==> flow/design.v <==
`timescale 1ns / 1ps 
`timescale 1ns / 1ps
 `timescale 1ns / 1ps 
module muldiv#(parameter XLEN = 32)
(
    input                   clk_i,
    input                   rst_i,
    input  [XLEN-1 : 0]     a_i,
    input  [XLEN-1 : 0]     b_i,
    input                   req_i,
    input  [ 2 : 0]         operation_sel_i,
    output reg [XLEN-1 : 0] muldiv_result_o,
    output reg              ready_o
);
function [XLEN-1 : 0] abs;
    input [XLEN-1 : 0] num;
    abs = num[XLEN-1] ? -num : num;
endfunction
wire operation_mul, operation_mulh, operation_mulhsu, operation_mulhu,
     operation_div, operation_divu, operation_rem, operation_remu;
assign operation_mul = (operation_sel_i == 3'b000);
assign operation_mulh = (operation_sel_i == 3'b001);
assign operation_mulhsu = (operation_sel_i == 3'b010);
assign operation_mulhu = (operation_sel_i == 3'b011);
assign operation_div = (operation_sel_i == 3'b100);
assign operation_divu = (operation_sel_i == 3'b101);
assign operation_rem = (operation_sel_i == 3'b110);
assign operation_remu = (operation_sel_i == 3'b111);
wire is_divider, is_a_zero, is_b_zero,
     is_a_neg, is_b_neg, signed_adjust, mul_overflow;
assign is_divider = operation_sel_i[2];
assign is_a_zero = (a_i == 32'b0);
assign is_b_zero = (b_i == 32'b0);
assign is_a_neg  = a_i[31] & (operation_mulh | operation_mulhsu | operation_div | operation_rem);
assign is_b_neg  = b_i[31] & (operation_mulh | operation_div | operation_rem);
assign signed_adjust = is_a_neg ^ is_b_neg;
assign mul_overflow   = (is_a_neg & (a_i[30: 0] == 31'b0));
wire [XLEN-1 : 0] op_a, op_b;
assign op_a = ( | is_a_neg)? abs(a_i) : a_i;
assign op_b = ( | is_b_neg)? abs(b_i) : b_i;
wire              is_calc_done;
reg  [XLEN-1 : 0] reg32;
reg  [XLEN*2 : 0] result;        
reg  [ 5 : 0]     cnt;
reg  [XLEN-1 : 0]   op_a_r, op_b_r;
reg  [XLEN*2-1 : 0] fast_result, mul0, mul1;
reg  [ 1 : 0]       fast_mul_counter;
assign is_calc_done = !(operation_mul | operation_mulh | operation_mulhsu |
                        operation_mulhu)? ~|cnt : & fast_mul_counter;
wire [XLEN-1 : 0] mull, mulh, quotient, remainder;
assign mull = result[31 : 0];
assign mulh = result[63 : 32];
assign quotient = result[31 : 0];
assign remainder = result[64 : 33];
localparam S_IDLE        = 3'b000,
           S_CALC        = 3'b001,
           S_SIGN_ADJUST = 3'b010,
           S_DONE        = 3'b011,
           S_STALL       = 3'b100;
reg [2 : 0] S, S_nxt;
always @(posedge clk_i)
begin
    if (rst_i)
        S <= S_IDLE;
    else
        S <= S_nxt;
end
always @(*)
begin
    case (S)
        S_IDLE:
            S_nxt = (req_i)? (is_a_zero | is_b_zero)? S_DONE : S_CALC : S_IDLE;
        S_CALC:
            S_nxt = (is_calc_done)? S_SIGN_ADJUST : S_CALC;
        S_SIGN_ADJUST:
            S_nxt = S_DONE;
        S_DONE:
            S_nxt = S_IDLE;
        default:
            S_nxt = S_IDLE;
    endcase
end
wire mul_add = result[0];
wire div_sub = (result[63: 32] >= reg32);
wire [32 : 0] adder_opa, adder_opb;
assign adder_opa = is_divider ? -reg32 : reg32;
assign adder_opb = result[63: 32];
wire [32 : 0] adder_tmp = adder_opa + adder_opb;
wire [64 : 0] result_tmp = {adder_tmp, result[31: 0]};
always @(posedge clk_i)
begin
    if (rst_i || ((S == S_IDLE) & req_i)) begin
        fast_result <= 32'b0;
        fast_mul_counter <= 2'b0; 
    end
    else begin
        op_a_r <= op_a;
        op_b_r <= op_b;
        mul0 <= op_a_r * op_b_r;
        mul1 <= mul0;
        fast_result <= mul1;
        fast_mul_counter <= (& fast_mul_counter)? fast_mul_counter : fast_mul_counter + 1;
    end
end
always @(posedge clk_i)
begin
    if ( (S == S_IDLE) & req_i)
    begin
        if (is_divider)
        begin                        
            if (is_b_zero)
            begin                    
                result[64: 33] <= a_i;
                result[32]  <= 1'b0;
                result[31: 0] <= {32{1'b1}};
            end
            else
            begin
                cnt <= 'd32;
                reg32 <= op_b;
                result <= {1'b0, 32'b0, op_a};   
            end
        end
        else
        begin                        
            if (is_a_zero | is_b_zero)
            begin
                result <= 65'b0;
            end
            else
            begin
                cnt <= 'd31;
                reg32 <= op_a;
                result <= {1'b0, 32'b0, op_b};   
            end
        end
    end
    else if (S == S_CALC)
    begin
        cnt <= cnt - 'd1;
        if (is_divider)
        begin
            result <= (div_sub)? {result_tmp[63 : 0], 1'b1} : {result[63 : 0], 1'b0};
        end
        else
        begin
            result <= (mul_add)? {1'b0, result_tmp[64 : 1]} : {1'b0, result[64 : 1]};
        end
    end
    else if (S == S_SIGN_ADJUST)
    begin
        if (is_divider)
        begin
            result[64: 33] <= (is_a_neg)? -remainder : remainder;
            result[31: 0] <= (signed_adjust)? -quotient : quotient;
        end
        else
        begin
            result <= (operation_mulh | operation_mulhu)? (signed_adjust)? -fast_result : fast_result
                    : (operation_mulhsu)? (is_a_neg)? -fast_result : fast_result : fast_result;
        end
    end
end
always @(posedge clk_i)
begin
    if (S == S_DONE || S == S_STALL)
        ready_o <= 1;
    else
        ready_o <= 0;
end
always @(posedge clk_i)
begin
    if (S == S_DONE)
        muldiv_result_o <= ( {32{operation_mul}} & mull)
                      | ( {32{operation_mulh | operation_mulhsu | operation_mulhu}} & mulh)
                      | ( {32{operation_div | operation_divu}} & quotient)
                      | ( {32{operation_rem | operation_remu}} & remainder)
                      ;
    else
        muldiv_result_o <= muldiv_result_o;
end
endmodule
## Reports on muldiv

Tool output for the design above before and after an edit, in the order of the flow.
Lines under "original" count in the file above, lines under "edited" in the edited file.
"change": "edited" minus "original" as printed here.
Operators carry their Yosys type and port widths (W data, S select, Z words).
Library cell names are shortened.
Not given: --

| design | value |
|---|---|
| top | muldiv |
| clock port | clk_i |
| cell library | sky130hd |
| corner | tt_025C_1v80 |

## Edit of the RTL

The edit as a unified diff against the file above.
A script made this edit. It was not meant as an optimisation and need not keep what the design does.

```diff
@@ -2,5 +2,5 @@
 `timescale 1ns / 1ps
  `timescale 1ns / 1ps 
-module muldiv#(parameter XLEN = 32)
+module muldiv#(parameter XLEN = 48)
 (
     input                   clk_i,
```

## After elaboration

Counts by Yosys on the flattened word-level netlist (proc, flatten, opt, wreduce; memories kept). Register bits leave out memories and registers merged into their read ports (data or address). Print and check cells are left out. Cells with the same type and inputs are merged into one.

Word-level totals:

| what | original | edited | change |
|---|---|---|---|
| cells after elaboration | 130 | 134 | +4 |
| output and inout port bits | 33 | 49 | +16 |
| input bits | 70 | 102 | +32 |
| register bits | 397 | 464 | +67 |

Cells by class:

| what | original | edited | change |
|---|---|---|---|
| multiplexer cells | 46 | 51 | +5 |
| eq/ne operators | 18 | 18 | 0 |
| add/subtract/negate cells | 9 | 9 | 0 |
| $lt $le $gt $ge | 1 | 1 | 0 |
| bitwise gates (word level) | 24 | 24 | 0 |
| reductions and logical operators | 17 | 16 | -1 |
| $mul | 1 | 1 | 0 |

Operators with widths:

| operator | original | edited | change |
|---|---|---|---|
| $mux W32 | 24 | 17 | -7 |
| $mux W48 | 0 | 7 | +7 |
| $mux W1 | 6 | 10 | +4 |
| $neg A32 Y32 | 4 | 2 | -2 |
| $logic_not A32 Y1 | 2 | 0 | -2 |
| $logic_not A48 Y1 | 0 | 2 | +2 |
| $neg A48 Y48 | 0 | 2 | +2 |
| $reduce_bool A2 Y1 | 2 | 1 | -1 |
| $ge A32 B32 Y1 | 1 | 0 | -1 |
| $mul A32 B32 Y64 | 1 | 0 | -1 |
| $ne A2 B1 Y1 const B | 1 | 0 | -1 |
| $neg A32 Y33 | 1 | 0 | -1 |
| $neg A64 Y65 | 1 | 0 | -1 |
| $ge A32 B48 Y1 | 0 | 1 | +1 |
| $mul A48 B48 Y65 | 0 | 1 | +1 |
| $mux W15 | 0 | 1 | +1 |
| $ne A3 B1 Y1 const B | 0 | 1 | +1 |
| $neg A33 Y33 | 0 | 1 | +1 |
| $neg A65 Y65 | 0 | 1 | +1 |
| $or A1 B1 Y1 | 13 | 13 | 0 |
| $eq A3 B3 Y1 const B | 5 | 5 | 0 |
| $mux W6 | 5 | 5 | 0 |
| $mux W65 | 5 | 5 | 0 |
| $and A32 B32 Y32 | 4 | 4 | 0 |
| $eq A3 B2 Y1 const B | 4 | 4 | 0 |
| $reduce_and A2 Y1 | 4 | 4 | 0 |
| $and A1 B1 Y1 | 3 | 3 | 0 |
| $mux W2 | 3 | 3 | 0 |

Not every row of either side is listed.

## Longest topological paths

Yosys ltp: most cells in a row. Word level: on the elaborated netlist, between registers, memories and ports. Mapped: between sequential cells and ports; inverters and the memories' decode and read muxes count.

Logic depth:

| what | original | edited | change |
|---|---|---|---|
| word-level depth | 12 | 12 | 0 |
| ABC_AREA | 0 | 0 | -- |
| mapped depth | 30 | 32 | +2 |
| gate-level depth less buffers | 28 | 29 | +1 |

## Mapped cells and area

Yosys stat after the flow's synthesis: flattened, memories mapped to cells. It holds for the ABC_AREA given above (unset counts as 0); a run with the other value may have another netlist.

Synthesis totals:

| what | original | edited | change |
|---|---|---|---|
| sequential area (mm2) | 0.0112308 | 0.0127622 | +0.0015314 |
| cells in the netlist | 6006 | 8725 | +2719 |
| mapped area (mm2) | 0.0563591 | 0.0822639 | +0.0259048 |
| flip-flop cells | 398 | 449 | +51 |

Cell types:

| cell | original | edited | change |
|---|---|---|---|
| inv_1 | 960 | 1723 | +763 |
| fa_1 | 897 | 1652 | +755 |
| and2_1 | 648 | 1200 | +552 |
| nand2_1 | 680 | 896 | +216 |
| clkbuf_1 | 337 | 503 | +166 |
| xnor2_1 | 175 | 254 | +79 |
| edfxtp_1 | 326 | 377 | +51 |
| nor2_1 | 238 | 280 | +42 |
| or3_1 | 15 | 35 | +20 |
| buf_4 | 0 | 16 | +16 |
| nand3_1 | 49 | 63 | +14 |
| nor4_1 | 29 | 41 | +12 |
| o32ai_1 | 0 | 12 | +12 |
| a211oi_1 | 31 | 42 | +11 |
| o21ai_0 | 187 | 177 | -10 |
| nand2b_1 | 23 | 13 | -10 |
| a221o_1 | 9 | 18 | +9 |
| a21oi_1 | 257 | 249 | -8 |

Not every row of either side is listed.

## Timing after synthesis

Path of least setup slack by OpenSTA after synthesis, without wires, with an ideal clock, recovery checks aside; 20% of the period is set as input and as output delay. Where synthesis merged equal registers, the netlist keeps one of their names.

Timing post-synthesis:

| what | original | edited | change |
|---|---|---|---|
| path kind | input port to flip-flop | input port to flip-flop | -- |
| start point | input port req_i | input port req_i | -- |
| end point | register mul0[0] | register mul0[0] | -- |
| arrival (ns) | 7.398 | 8.472 | +1.074 |
| path slack (ns) | 0.473 | -0.647 | -1.120 |
| path buffers | 2 | 2 | 0 |
| data required time (ns) | 7.872 | 7.825 | -0.047 |
| launch time at the first pin (ns) | 1.700 | 1.700 | 0.000 |
| clock period (ns) | 8.5 | 8.5 | 0.0 |
| stages | 4 | 4 | 0 |
| library setup time (ns) | 0.628 | 0.675 | +0.047 |
| delay of the path (ns) | 6.326 | 7.447 | +1.121 |
| external input delay (ns) | 1.700 | 1.700 | 0.000 |
| synthesis period reached (ns) | 8.027 | 9.147 | +1.120 |

"delay of the path" is the arrival time less input delay plus setup time.
"stages": output pins that drive a net of the path, with the launching flip-flop's if there is one; two outputs of one cell count as two.
"synthesis period reached" = period - worst setup slack (recovery checks aside). The figure is calculated, with input and output delays left at 20% of the set period.
The rows between start and end are the longest chain of elaborated cells between them; the timing report does not say that the signal goes this way. Where chains are equally long, one stands for them.
A line is the first line of the expression or statement that the cell stems from. Yosys adds cells for indexed reads and writes and turns some case tables into memories.

| on the way, post-synthesis, original | value |
|---|---|
| path through | and2_1 > clkbuf_1 > nor2_1 > clkbuf_1 |
| length of the longest elaborated chain | 2 |

RTL lines, path post-synthesis, original:

| what | line | text |
|---|---|---|
| start, declared | 10 | `input                   req_i,` |
| $and A1 B1 Y1 | 92 | `if (rst_i \|\| ((S == S_IDLE) & req_i)) begin` |
| $logic_or A1 B1 Y1 | 92 |  |
| end, assigned | 99 | `mul0 <= op_a_r * op_b_r;` |
| end, declared | 46 | `reg  [XLEN*2-1 : 0] fast_result, mul0, mul1;` |

| on the way, post-synthesis, edited | value |
|---|---|
| path through | and2_1 > clkbuf_1 > nor2_1 > clkbuf_1 |
| length of the longest elaborated chain | 2 |

RTL lines, path post-synthesis, edited:

| what | line | text |
|---|---|---|
| start, declared | 10 | `input                   req_i,` |
| $and A1 B1 Y1 | 92 | `if (rst_i \|\| ((S == S_IDLE) & req_i)) begin` |
| $logic_or A1 B1 Y1 | 92 |  |
| end, assigned | 99 | `mul0 <= op_a_r * op_b_r;` |

## Timing after layout

Path of least setup slack in the final report of the runs of pair 1 (OpenROAD, finished layout, wires in). Where an end is a register, its clock arrival counts in the times.

Timing after layout:

| what | original | edited | change |
|---|---|---|---|
| path kind | flip-flop to flip-flop | flip-flop to flip-flop | -- |
| start point | register op_a_r[11] | register op_a_r[13] | -- |
| end point | register mul0[63] | register mul0[62] | -- |
| launch time at the first pin (ns) | 0.59 | 0.67 | +0.08 |
| data required time (ns) | 8.67 | 8.73 | +0.06 |
| arrival (ns) | 8.36 | 8.89 | +0.53 |
| library setup time (ns) | 0.25 | 0.25 | 0.00 |
| clock period (ns) | 8.33 | 8.33 | 0.00 |
| path slack (ns) | 0.32 | -0.17 | -0.49 |
| stages | 27 | 32 | +5 |
| path buffers | 3 | 4 | +1 |

The rows between start and end are the longest chain of elaborated cells between them; the timing report does not say that the signal goes this way. Where chains are equally long, one stands for them.

| on the way, after layout, original | value |
|---|---|
| path through | edfxtp_1 > buf_4 > buf_4 > nand2_1 > fa_1 > inv_1 > fa_1 > fa_1 > fa_1 > fa_1 > fa_1 > fa_1 > inv_1 > fa_1 > inv_1 > ha_1 > buf_4 > nand2_1 > o21ai_0 > a21oi_1 > o2111a_1 > o21a_1 > o21ai_1 > a311o_1 > a31oi_2 > o21ai_1 > xnor2_1 |
| length of the longest elaborated chain | 1 |

RTL lines, path after layout, original:

| what | line | text |
|---|---|---|
| start, declared | 45 | `reg  [XLEN-1 : 0]   op_a_r, op_b_r;` |
| start, assigned | 97 | `op_a_r <= op_a;` |
| $mul A32 B32 Y64 | 99 | `mul0 <= op_a_r * op_b_r;` |
| end, assigned | 99 |  |
| end, declared | 46 | `reg  [XLEN*2-1 : 0] fast_result, mul0, mul1;` |

| on the way, after layout, edited | value |
|---|---|
| path through | edfxtp_1 > buf_8 > buf_8 > and2_4 > fa_1 > inv_1 > fa_2 > inv_2 > fa_1 > fa_1 > inv_1 > fa_1 > inv_2 > fa_1 > fa_1 > fa_1 > inv_2 > fa_1 > inv_2 > ha_4 > buf_6 > and3_4 > nand2_2 > or4b_4 > a211o_4 > a211oi_2 > buf_4 > o211ai_1 > a31oi_1 > o21ai_1 > a21oi_1 > a31oi_1 |
| length of the longest elaborated chain | 1 |

RTL lines, path after layout, edited:

| what | line | text |
|---|---|---|
| start, declared | 45 | `reg  [XLEN-1 : 0]   op_a_r, op_b_r;` |
| start, assigned | 97 | `op_a_r <= op_a;` |
| $mul A48 B48 Y65 | 99 | `mul0 <= op_a_r * op_b_r;` |
| end, assigned | 99 |  |

## Flow runs

Both versions went through the flow (Yosys, OpenROAD) with the same settings in each pair. Constraints: input delay and output delay 20% of the set period each, output load 0.01 pF.

| flow settings, pair 1 | value |
|---|---|
| CORE_UTILIZATION | 40 |
| PLACE_DENSITY | 0.6 |
| period_ns | 8.33 |
| CAP_MARGIN | 20 |
| CORE_MARGIN | 2 |
| SLEW_MARGIN | 20 |

Final reports, pair 1:

| what | original | edited | change |
|---|---|---|---|
| summed negative setup slack (ns) | 0.000 | -0.392 | -0.392 |
| synthesized cell area (mm2) | 0.0563591 | 0.0822639 | +0.0259048 |
| smallest setup slack (ns) | 0.317 | -0.167 | -0.484 |
| reached clock period (ns) | 8.013 | 8.497 | +0.484 |
| total die area (mm2) | 0.143918 | 0.209302 | +0.065384 |
| worst hold slack after layout (ns) | 0.402 | 0.417 | +0.015 |
| utilization (%) | 44.2 | 45.4 | +1.2 |

| flow settings, pair 2 | value |
|---|---|
| CAP_MARGIN | 35 |
| CELL_PAD_IN_SITES_GLOBAL_PLACEMENT | 1 |
| CORE_ASPECT_RATIO | 1.43 |
| CORE_UTILIZATION | 70 |
| GPL_TIMING_DRIVEN | 1 |
| MAX_ROUTING_LAYER | met4 |
| MIN_ROUTING_LAYER | met1 |
| PLACE_DENSITY_LB_ADDON | 0.28 |
| SETUP_SLACK_MARGIN | -0.15 |
| period_ns | 12.8 |
| CORE_MARGIN | 2 |
| SLEW_MARGIN | 20 |

Final reports, pair 2:

| what | original | edited | change |
|---|---|---|---|
| summed negative setup slack (ns) | 0.000 | 0.000 | 0.000 |
| synthesized cell area (mm2) | 0.0563591 | 0.0822639 | +0.0259048 |
| smallest setup slack (ns) | 4.289 | 2.973 | -1.316 |
| reached clock period (ns) | 8.511 | 9.827 | +1.316 |
| total die area (mm2) | 0.082835 | 0.120322 | +0.037487 |
| worst hold slack after layout (ns) | 0.417 | 0.398 | -0.019 |
| utilization (%) | 74.7 | 74.2 | -0.5 |

"reached clock period": clock period set for the run, less the worst setup slack. It is reckoned from that one timing run; input and output delays stay at 20% of the period that was set.
